==> flow/design.v <==
module LASER (
    input CLK,
    input RST,
    input [3:0] X,
    input [3:0] Y,
    output reg [3:0] C1X,
    output reg [3:0] C1Y,
    output reg [3:0] C2X,
    output reg [3:0] C2Y,
    output reg DONE
);
    localparam S_IDLE           = 4'd0;
    localparam S_READ           = 4'd1;
    localparam S_INIT_C1        = 4'd2;
    localparam S_CALC_C1        = 4'd3;
    localparam S_UPDATE_C1      = 4'd4;
    localparam S_INIT_C2        = 4'd5;
    localparam S_CALC_C2        = 4'd6;
    localparam S_UPDATE_C2      = 4'd7;
    localparam S_CHECK_CONV     = 4'd8;
    localparam S_DONE           = 4'd9;
    localparam S_WAIT           = 4'd10;
    reg [3:0] state;
    reg [5:0] pixel_count;
    reg [3:0] X_MEM [0:39];
    reg [3:0] Y_MEM [0:39];
    reg [5:0] mark_data;        
    reg [3:0] index_X, index_Y; 
    reg [5:0] current_hit_count;
    reg [5:0] best_hit_count;
    reg [3:0] best_c1x, best_c1y;
    reg [3:0] best_c2x, best_c2y;
    reg [3:0] old_c1x, old_c1y, old_c2x, old_c2y;
    reg p0_scan, p1_scan, p2_scan, p3_scan;    
    reg p0_fix,  p1_fix,  p2_fix,  p3_fix;     
    reg hit0, hit1, hit2, hit3;                
    reg [3:0] fixed_cx, fixed_cy;
    always @(posedge CLK or posedge RST) begin
        if (RST) begin
            state <= S_IDLE;
            pixel_count <= 0;
            DONE <= 0;
            C1X <= 0; C1Y <= 0; C2X <= 0; C2Y <= 0;
            mark_data <= 0;
            index_X <= 0; index_Y <= 0;
            current_hit_count <= 0; best_hit_count <= 0;
            best_c1x <= 0; best_c1y <= 0; best_c2x <= 0; best_c2y <= 0;
        end
        else begin
            case(state)
                S_IDLE: begin
                    DONE <= 0;
                    state <= S_READ;
                    best_c1x <= 0; best_c1y <= 0; best_c2x <= 0; best_c2y <= 0;
                    X_MEM[pixel_count] <= X;
                    Y_MEM[pixel_count] <= Y;
                    pixel_count <= pixel_count + 1;
                end
                S_READ: begin
                    X_MEM[pixel_count] <= X;
                    Y_MEM[pixel_count] <= Y;
                    if (pixel_count >= 39) begin
                        pixel_count <= 0;
                        state <= S_INIT_C1; 
                    end
                    else begin
                        pixel_count <= pixel_count + 1;
                    end
                end
                S_INIT_C1: begin
                    index_X <= 0;
                    index_Y <= 0;
                    best_hit_count <= 0; 
                    old_c1x <= best_c1x; old_c1y <= best_c1y;
                    old_c2x <= best_c2x; old_c2y <= best_c2y;
                    state <= S_CALC_C1;
                    mark_data <= 0;
                    current_hit_count <= 0;
                end
                S_CALC_C1: begin
                    current_hit_count <= current_hit_count + hit0 + hit1 + hit2 + hit3;
                    if (mark_data == 36) begin
                        state <= S_UPDATE_C1;
                        mark_data <= 0;
                    end
                    else begin
                        mark_data <= mark_data + 4;
                    end
                end
                S_UPDATE_C1: begin
                    if (current_hit_count >= best_hit_count) begin
                        best_hit_count <= current_hit_count;
                        best_c1x <= index_X;
                        best_c1y <= index_Y;
                    end
                    current_hit_count <= 0;
                    if (index_X == 15 && index_Y == 15) begin
                        state <= S_INIT_C2;
                    end
                    else begin
                        if (index_X == 15) begin
                            index_X <= 0;
                            index_Y <= index_Y + 1;
                        end else begin
                            index_X <= index_X + 1;
                        end
                        state <= S_CALC_C1; 
                    end
                end
                S_INIT_C2: begin
                    index_X <= 0;
                    index_Y <= 0;
                    best_hit_count <= 0; 
                    state <= S_CALC_C2;
                    mark_data <= 0;
                    current_hit_count <= 0;
                end
                S_CALC_C2: begin
                    current_hit_count <= current_hit_count + hit0 + hit1 + hit2 + hit3;
                    if (mark_data == 36) begin
                        state <= S_UPDATE_C2;
                        mark_data <= 0;
                    end
                    else begin
                        mark_data <= mark_data + 4;
                    end
                end
                S_UPDATE_C2: begin
                    if (current_hit_count >= best_hit_count) begin
                        best_hit_count <= current_hit_count;
                        best_c2x <= index_X;
                        best_c2y <= index_Y;
                    end
                    current_hit_count <= 0;
                    if (index_X == 15 && index_Y == 15) begin
                        state <= S_CHECK_CONV; 
                    end
                    else begin
                        if (index_X == 15) begin
                            index_X <= 0;
                            index_Y <= index_Y + 1;
                        end else begin
                            index_X <= index_X + 1;
                        end
                        state <= S_CALC_C2;
                    end
                end
                S_CHECK_CONV: begin
                    if (old_c1x == best_c1x && old_c1y == best_c1y && 
                        old_c2x == best_c2x && old_c2y == best_c2y) begin
                        state <= S_DONE;
                    end
                    else begin
                        state <= S_INIT_C1;
                    end
                end
                S_DONE: begin
                    C1X <= best_c1x; C1Y <= best_c1y;
                    C2X <= best_c2x; C2Y <= best_c2y;
                    DONE <= 1;
                    state <= S_WAIT;
                end
                S_WAIT: begin
                    DONE <= 0;
                    state <= S_IDLE;
                end
                default: state <= S_IDLE;
            endcase
        end
    end
    function check_hit;
        input [3:0] tx, ty, cx, cy;
        reg [3:0] abs_dx, abs_dy;
        begin
            abs_dx = (tx >= cx) ? (tx - cx) : (cx - tx);
            abs_dy = (ty >= cy) ? (ty - cy) : (cy - ty);
            if ( (abs_dx + abs_dy <= 4) || (abs_dx == 2 && abs_dy == 3) || (abs_dx == 3 && abs_dy == 2) )
                check_hit = 1'b1;
            else
                check_hit = 1'b0;
        end
    endfunction
    always @(*) begin
        if (state == S_CALC_C1) begin
            fixed_cx = best_c2x;
            fixed_cy = best_c2y;
        end
        else begin 
            fixed_cx = best_c1x;
            fixed_cy = best_c1y;
        end
    end
    always @(*) begin
        p0_scan = check_hit(X_MEM[mark_data],   Y_MEM[mark_data],   index_X, index_Y);
        p1_scan = check_hit(X_MEM[mark_data+1], Y_MEM[mark_data+1], index_X, index_Y);
        p2_scan = check_hit(X_MEM[mark_data+2], Y_MEM[mark_data+2], index_X, index_Y);
        p3_scan = check_hit(X_MEM[mark_data+3], Y_MEM[mark_data+3], index_X, index_Y);
        p0_fix = check_hit(X_MEM[mark_data],   Y_MEM[mark_data],   fixed_cx, fixed_cy);
        p1_fix = check_hit(X_MEM[mark_data+1], Y_MEM[mark_data+1], fixed_cx, fixed_cy);
        p2_fix = check_hit(X_MEM[mark_data+2], Y_MEM[mark_data+2], fixed_cx, fixed_cy);
        p3_fix = check_hit(X_MEM[mark_data+3], Y_MEM[mark_data+3], fixed_cx, fixed_cy);
        hit0 = p0_scan || p0_fix;
        hit1 = p1_scan || p1_fix;
        hit2 = p2_scan || p2_fix;
        hit3 = p3_scan || p3_fix;
    end
endmodule
=== Step by step through the tools: LASER ===
Tool output for the design above, in the order of the flow.
Line numbers count from 1 in the design file above.
Cell names lack the library's common part.
Not given: n/a

* Design top: LASER
* Clock input: CLK
* Library: sky130hd
* Timing corner: tt_025C_1v80

=== After elaboration ===
Counts by Yosys on the flattened word-level netlist (proc, flatten, opt, wreduce). Print and check cells are left out.

* Bits in registers: 405
* Input bits: 10
* Output and inout port bits: 17

* $add $sub $neg: 51
* Order comparisons: 26
* Eq/ne operators: 291
* Multiplexer cells: 221
* Bitwise operators: 1
* Reduce/logical cells: 106

{| class="wikitable"
|+ Operator list
! kind !! number
|-
| 4-bit case mux with 40-bit select || 8
|-
| 4-bit 2-to-1 mux || 189
|-
| 6-bit by 5-bit equality test with 1-bit output with constant B || 80
|-
| 6-bit by 4-bit equality test with 1-bit output with constant B || 40
|-
| 6-bit equality test with constant B || 40
|-
| 4-bit by 2-bit equality test with 1-bit output with constant B || 34
|-
| 4-bit subtractor || 32
|-
| 3-bit AND reduction || 42
|-
| 6-bit by 3-bit equality test with 1-bit output with constant B || 20
|-
| 2-bit by 1-bit != test with 1-bit output with constant B || 42
|-
| 4-bit greater-or-equal comparator || 16
|-
| 6-bit by 2-bit equality test with 1-bit output with constant B || 10
|-
| 6-bit case mux with 2-bit select || 4
|-
| 4-bit case mux with 2-bit select || 6
|-
| 4-bit by 4-bit adder with 5-bit output || 8
|-
| 5-bit by 3-bit less-or-equal comparator with 1-bit output with constant B || 8
|-
| 4-bit case mux with 10-bit select || 1
|-
| 6-bit by 1-bit equality test with 1-bit output with constant B || 5
|-
| 6-bit logical NOT || 5
|-
| 6-bit by 1-bit adder with 6-bit output || 4
|-
| 1-bit logical AND || 20
|-
| 1-bit logical OR || 20
|-
| 4-bit equality test with constant B || 5
|-
| 6-bit 2-to-1 mux || 3
|-
| 4-bit by 3-bit equality test with 1-bit output with constant B || 4
|-
| 4-bit equality test || 4
|-
| 2-bit != test with constant B || 6
|-
| 6-bit by 1-bit adder with 6-bit output with constant B || 2
|}

Other operator kinds: 16; their cells: 38.

=== Longest topological paths ===
Depth = most cells in a row (Yosys ltp): at word level without a register or memory, in the mapped netlist without a sequential cell, where the memories' decode and read muxes count.

* Depth in word-level cells: 15
* ABC_AREA: 1
* Gate-level depth with buffers: 39
* Gate-level depth less buffers: 39

=== After synthesis ===
The flow's flattened synthesis, as Yosys stat reports it; memories are mapped. The netlist is that of the ABC_AREA named above (0 if unset); the other value can give another one.

{| class="wikitable"
|+ Cell types
! cell type !! number !! total area (um^2)
|-
| edfxtp_1 || 336 || 1.01E+04
|-
| ha_1 || 168 || 2.1E+03
|-
| nand2_1 || 533 || 2E+03
|-
| dfrtp_1 || 73 || 1.83E+03
|-
| inv_1 || 342 || 1.28E+03
|-
| fa_1 || 43 || 860.826
|-
| nand3_1 || 117 || 585.562
|-
| nor2_1 || 146 || 548.026
|-
| a21oi_1 || 89 || 445.427
|-
| o21ai_0 || 74 || 370.355
|-
| o22ai_1 || 56 || 350.336
|-
| xor2_1 || 37 || 324.061
|-
| xnor2_1 || 32 || 280.269
|-
| nand4_1 || 42 || 262.752
|-
| nand3b_1 || 18 || 135.13
|-
| clkbuf_1 || 33 || 123.869
|-
| a211oi_1 || 16 || 120.115
|-
| a221oi_1 || 13 || 113.859
|}

Other cell types: 29; their cells: 126.

* Cells in the netlist: 2294
* Chip area (Yosys): 22689.3 um^2
* Area of sequential cells: 11942.7 um^2
* Flip-flops: 410
* Buffer cells: 54

=== Timing after synthesis ===
Source: OpenSTA report_checks on the synthesized netlist (no wires, ideal clock, input and output delay 20% of the period each), path of least setup slack; recovery checks are left aside. Register names are those of the netlist, which keeps one name where synthesis merged equal registers.

* Path kind: register to register
* Start: register mark_data[2]
* End: register current_hit_count[4]
* Clock period: 6.6 ns
* Library setup time: 0.130 ns
* Time at the first pin: 0.000 ns
* Data arrival time: 5.808 ns
* Setup slack: 0.662 ns
* Delay of the path: 5.938 ns
* Stages on the path: 31
* Buffers on the path: 1
* Period reached after synthesis: 5.938 ns

"delay of the path" is the arrival time less input delay plus setup time.
"stages on the path" counts driving pins, that of a launching flip-flop among them; a cell with two outputs on the path counts twice.
"period reached after synthesis" is the clock period less the worst setup slack; recovery checks do not enter. This is arithmetic on one report: input and output delays are still those of the set period (20% each).
Between the ends stands the longest chain of elaborated cells between them, by number of cells; it is not shown to be the way that was timed. Of several equally long chains one is given.
A line is the first line of the expression or statement that the cell stems from. Yosys adds cells for indexed reads and writes and turns some case tables into memories.
At most two assigning lines are given for a register; there are more.

* Cell sequence: dfrtp_1 inv_1 ha_1 nand3_2 nand2_1 nor3_4 nand2_4 buf_2 o21ai_0 inv_1 fa_1 o21bai_1 nand3_1 nand2_1 inv_1 fa_1 inv_1 o21ai_0 nand2_1 a211oi_1 nor2_1 nand2_1 nor2_1 fa_1 inv_1 fa_1 fa_1 nand2_1 nor2_1 nand3_1 a21oi_1
* Cells in the longest elaborated chain: 15
* Elaborated cells on any way between the ends: 332

{| class="wikitable"
|+ RTL lines, path post-synthesis
! item !! line !! RTL
|-
| start, declared || 27 || <nowiki>reg [5:0] mark_data;</nowiki>
|-
| start, assigned || 87 || <nowiki>mark_data <= mark_data + 4;</nowiki>
|-
| start, assigned || 125 || <nowiki>mark_data <= mark_data + 4;</nowiki>
|-
| 6-bit equality test || 194 || <nowiki>p0_scan = check_hit(X_MEM[mark_data],   Y_MEM[mark_data],   index_X, index_Y);</nowiki>
|-
| 4-bit case mux with 40-bit select || 194 ||
|-
| 4-bit subtractor || 175 || <nowiki>abs_dx = (tx >= cx) ? (tx - cx) : (cx - tx);</nowiki>
|-
| 4-bit 2-to-1 mux || 175 ||
|-
| 4-bit by 4-bit adder with 5-bit output || 177 || <nowiki>if ( (abs_dx + abs_dy <= 4) || (abs_dx == 2 && abs_dy == 3) || (abs_dx == 3 && abs_dy == 2) )</nowiki>
|-
| 5-bit by 3-bit less-or-equal comparator with 1-bit output || 177 ||
|-
| 1-bit logical OR x2 || 177 ||
|-
| 1-bit 2-to-1 mux || 177 ||
|-
| 1-bit logical OR || 202 || <nowiki>hit0 = p0_scan || p0_fix;</nowiki>
|-
| 6-bit by 1-bit adder with 6-bit output x4 || 119 || <nowiki>current_hit_count <= current_hit_count + hit0 + hit1 + hit2 + hit3;</nowiki>
|-
| 6-bit case mux with 2-bit select || 50 || <nowiki>case(state)</nowiki>
|-
| end, assigned || 81 || <nowiki>current_hit_count <= current_hit_count + hit0 + hit1 + hit2 + hit3;</nowiki>
|-
| end, assigned || 119 ||
|-
| end, declared || 29 || <nowiki>reg [5:0] current_hit_count;</nowiki>
|}

=== Worst path after layout ===
From the final timing report of flow run 1: the path of least setup slack in the routed layout; clock arrival at registers is part of the times.

* Path kind: register to register
* Start: register mark_data[2]
* End: register current_hit_count[4]
* Clock period: 5.17 ns
* Library setup time: 0.12 ns
* Time at the first pin: 0.56 ns
* Data arrival time: 6.06 ns
* Setup slack: -0.45 ns
* Stages on the path: 36
* Buffers on the path: 4

Between the ends stands the longest chain of elaborated cells between them, by number of cells; it is not shown to be the way that was timed. Of several equally long chains one is given.
At most two assigning lines are given for a register; there are more.

* Cell sequence: dfrtp_2 inv_4 ha_4 inv_2 nor2_4 buf_12 buf_12 buf_4 nand2_1 nand4_1 nor3_2 buf_4 nand3_2 o21ai_2 inv_2 ha_1 a21oi_1 nand3_1 nand2_1 inv_1 fa_2 inv_1 o21ai_1 nand2_1 a211oi_2 nor2_1 nand2_1 nor2_2 fa_1 inv_1 fa_2 fa_2 nand2_2 nor2_1 nand3_1 a21oi_1
* Cells in the longest elaborated chain: 15
* Elaborated cells on any way between the ends: 332

{| class="wikitable"
|+ RTL lines, path post-layout
! item !! line !! RTL
|-
| start, declared || 27 || <nowiki>reg [5:0] mark_data;</nowiki>
|-
| start, assigned || 87 || <nowiki>mark_data <= mark_data + 4;</nowiki>
|-
| start, assigned || 125 || <nowiki>mark_data <= mark_data + 4;</nowiki>
|-
| 6-bit equality test || 194 || <nowiki>p0_scan = check_hit(X_MEM[mark_data],   Y_MEM[mark_data],   index_X, index_Y);</nowiki>
|-
| 4-bit case mux with 40-bit select || 194 ||
|-
| 4-bit subtractor || 175 || <nowiki>abs_dx = (tx >= cx) ? (tx - cx) : (cx - tx);</nowiki>
|-
| 4-bit 2-to-1 mux || 175 ||
|-
| 4-bit by 4-bit adder with 5-bit output || 177 || <nowiki>if ( (abs_dx + abs_dy <= 4) || (abs_dx == 2 && abs_dy == 3) || (abs_dx == 3 && abs_dy == 2) )</nowiki>
|-
| 5-bit by 3-bit less-or-equal comparator with 1-bit output || 177 ||
|-
| 1-bit logical OR x2 || 177 ||
|-
| 1-bit 2-to-1 mux || 177 ||
|-
| 1-bit logical OR || 202 || <nowiki>hit0 = p0_scan || p0_fix;</nowiki>
|-
| 6-bit by 1-bit adder with 6-bit output x4 || 119 || <nowiki>current_hit_count <= current_hit_count + hit0 + hit1 + hit2 + hit3;</nowiki>
|-
| 6-bit case mux with 2-bit select || 50 || <nowiki>case(state)</nowiki>
|-
| end, assigned || 81 || <nowiki>current_hit_count <= current_hit_count + hit0 + hit1 + hit2 + hit3;</nowiki>
|-
| end, assigned || 119 ||
|-
| end, declared || 29 || <nowiki>reg [5:0] current_hit_count;</nowiki>
|}

==> runs of LASER <==
Stored flow runs of LASER (5 of them; Yosys, OpenROAD, sky130hd). They differ in their settings and are not a sequence. Constraints: input delay and output delay 20% of the set period each, output load 0.01 pF.
"achieved period" is the run's clock period less its worst setup slack. It is reckoned from that one timing run; input and output delays stay at 20% of the period that was set.
"worst path time": the worst setup path's part of the clock period (all of it between registers, 20% less for each end at a port) less its slack. A launch clock that arrives late makes it longer, a capture clock that arrives late makes it shorter.

=== Flow run 1 ===
{| class="wikitable"
! Setting !! Value
|-
| ABC_AREA || 1
|-
| CELL_PAD_IN_SITES_DETAIL_PLACEMENT || 0
|-
| CORE_MARGIN || 2
|-
| CORE_UTILIZATION || 45
|-
| CTS_CLUSTER_DIAMETER || 172
|-
| MAX_ROUTING_LAYER || met5
|-
| PLACE_DENSITY_LB_ADDON || 0.24
|-
| SETUP_SLACK_MARGIN || 0.44
|-
| TNS_END_PERCENT || 75
|-
| period_ns || 5.17
|-
| CAP_MARGIN || 20
|-
| SLEW_MARGIN || 20
|-
! Result !! Value
|-
| Worst path time || 5.62 ns
|-
| Critical path type || register to register
|-
| Worst hold slack in the final report || 0.381 ns
|-
| Worst setup slack after layout || -0.451 ns
|-
| Chip area after synthesis (Yosys) || 22689.3 um^2
|-
| Summed negative setup slack || -1.874 ns
|-
| Std-cell area (final layout) || 28808.9 um^2
|-
| Die footprint || 52232.8 um^2
|-
| Achieved period || 5.621 ns
|}

=== Flow run 2 ===
{| class="wikitable"
! Setting !! Value
|-
| CAP_MARGIN || 40
|-
| CELL_PAD_IN_SITES_GLOBAL_PLACEMENT || 1
|-
| CORE_ASPECT_RATIO || 1.71
|-
| CORE_MARGIN || 4
|-
| CORE_UTILIZATION || 28
|-
| CTS_CLUSTER_DIAMETER || 277
|-
| GPL_ROUTABILITY_DRIVEN || 0
|-
| GPL_TIMING_DRIVEN || 0
|-
| HOLD_SLACK_MARGIN || 0.01
|-
| MIN_ROUTING_LAYER || met2
|-
| PLACE_DENSITY_LB_ADDON || 0.2
|-
| SETUP_SLACK_MARGIN || 1.98
|-
| SLEW_MARGIN || 40
|-
| TNS_END_PERCENT || 45
|-
| period_ns || 7.38
|-
! Result !! Value
|-
| Std-cell area (final layout) || 26972.1 um^2
|-
| Worst hold slack in the final report || 0.378 ns
|-
| Worst setup slack after layout || 0.993 ns
|-
| Die footprint || 83153.8 um^2
|-
| Worst path time || 6.39 ns
|-
| Critical path type || register to register
|-
| Summed negative setup slack || 0.000 ns
|-
| Chip area after synthesis (Yosys) || 21964.8 um^2
|-
| Achieved period || 6.387 ns
|}

=== Flow run 3 ===
{| class="wikitable"
! Setting !! Value
|-
| CELL_PAD_IN_SITES_GLOBAL_PLACEMENT || 3
|-
| CORE_UTILIZATION || 45
|-
| CTS_CLUSTER_DIAMETER || 342
|-
| GPL_ROUTABILITY_DRIVEN || 1
|-
| GPL_TIMING_DRIVEN || 0
|-
| SETUP_SLACK_MARGIN || 1.21
|-
| TNS_END_PERCENT || 10
|-
| period_ns || 8.72
|-
| CAP_MARGIN || 20
|-
| CORE_MARGIN || 2
|-
| SLEW_MARGIN || 20
|-
! Result !! Value
|-
| Worst setup slack after layout || 1.567 ns
|-
| Chip area after synthesis (Yosys) || 21964.8 um^2
|-
| Std-cell area (final layout) || 24772.5 um^2
|-
| Worst hold slack in the final report || 0.384 ns
|-
| Achieved period || 7.153 ns
|-
| Worst path time || 7.15 ns
|-
| Critical path type || register to register
|-
| Summed negative setup slack || 0.000 ns
|-
| Die footprint || 50593.5 um^2
|}

=== Flow run 4 ===
{| class="wikitable"
! Setting !! Value
|-
| CELL_PAD_IN_SITES_GLOBAL_PLACEMENT || 2
|-
| CORE_UTILIZATION || 28
|-
| CTS_CLUSTER_DIAMETER || 277
|-
| GPL_ROUTABILITY_DRIVEN || 0
|-
| GPL_TIMING_DRIVEN || 1
|-
| MIN_ROUTING_LAYER || met2
|-
| PLACE_DENSITY_LB_ADDON || 0.13
|-
| SETUP_SLACK_MARGIN || 1.83
|-
| period_ns || 7.38
|-
| CAP_MARGIN || 20
|-
| CORE_MARGIN || 2
|-
| SLEW_MARGIN || 20
|-
! Result !! Value
|-
| Achieved period || 6.192 ns
|-
| Worst path time || 6.19 ns
|-
| Critical path type || register to register
|-
| Summed negative setup slack || 0.000 ns
|-
| Worst hold slack in the final report || 0.377 ns
|-
| Worst setup slack after layout || 1.188 ns
|-
| Std-cell area (final layout) || 27507.6 um^2
|-
| Die footprint || 80701.4 um^2
|-
| Chip area after synthesis (Yosys) || 21964.8 um^2
|}

=== Flow run 5 ===
{| class="wikitable"
! Setting !! Value
|-
| period_ns || 6.4
|-
| CAP_MARGIN || 20
|-
| CORE_MARGIN || 2
|-
| CORE_UTILIZATION || 40
|-
| SLEW_MARGIN || 20
|-
! Result !! Value
|-
| Worst setup slack after layout || 0.148 ns
|-
| Summed negative setup slack || 0.000 ns
|-
| Chip area after synthesis (Yosys) || 21964.8 um^2
|-
| Worst hold slack in the final report || 0.404 ns
|-
| Worst path time || 6.25 ns
|-
| Critical path type || register to register
|-
| Die footprint || 56803.6 um^2
|-
| Achieved period || 6.252 ns
|-
| Std-cell area (final layout) || 26553.0 um^2
|}
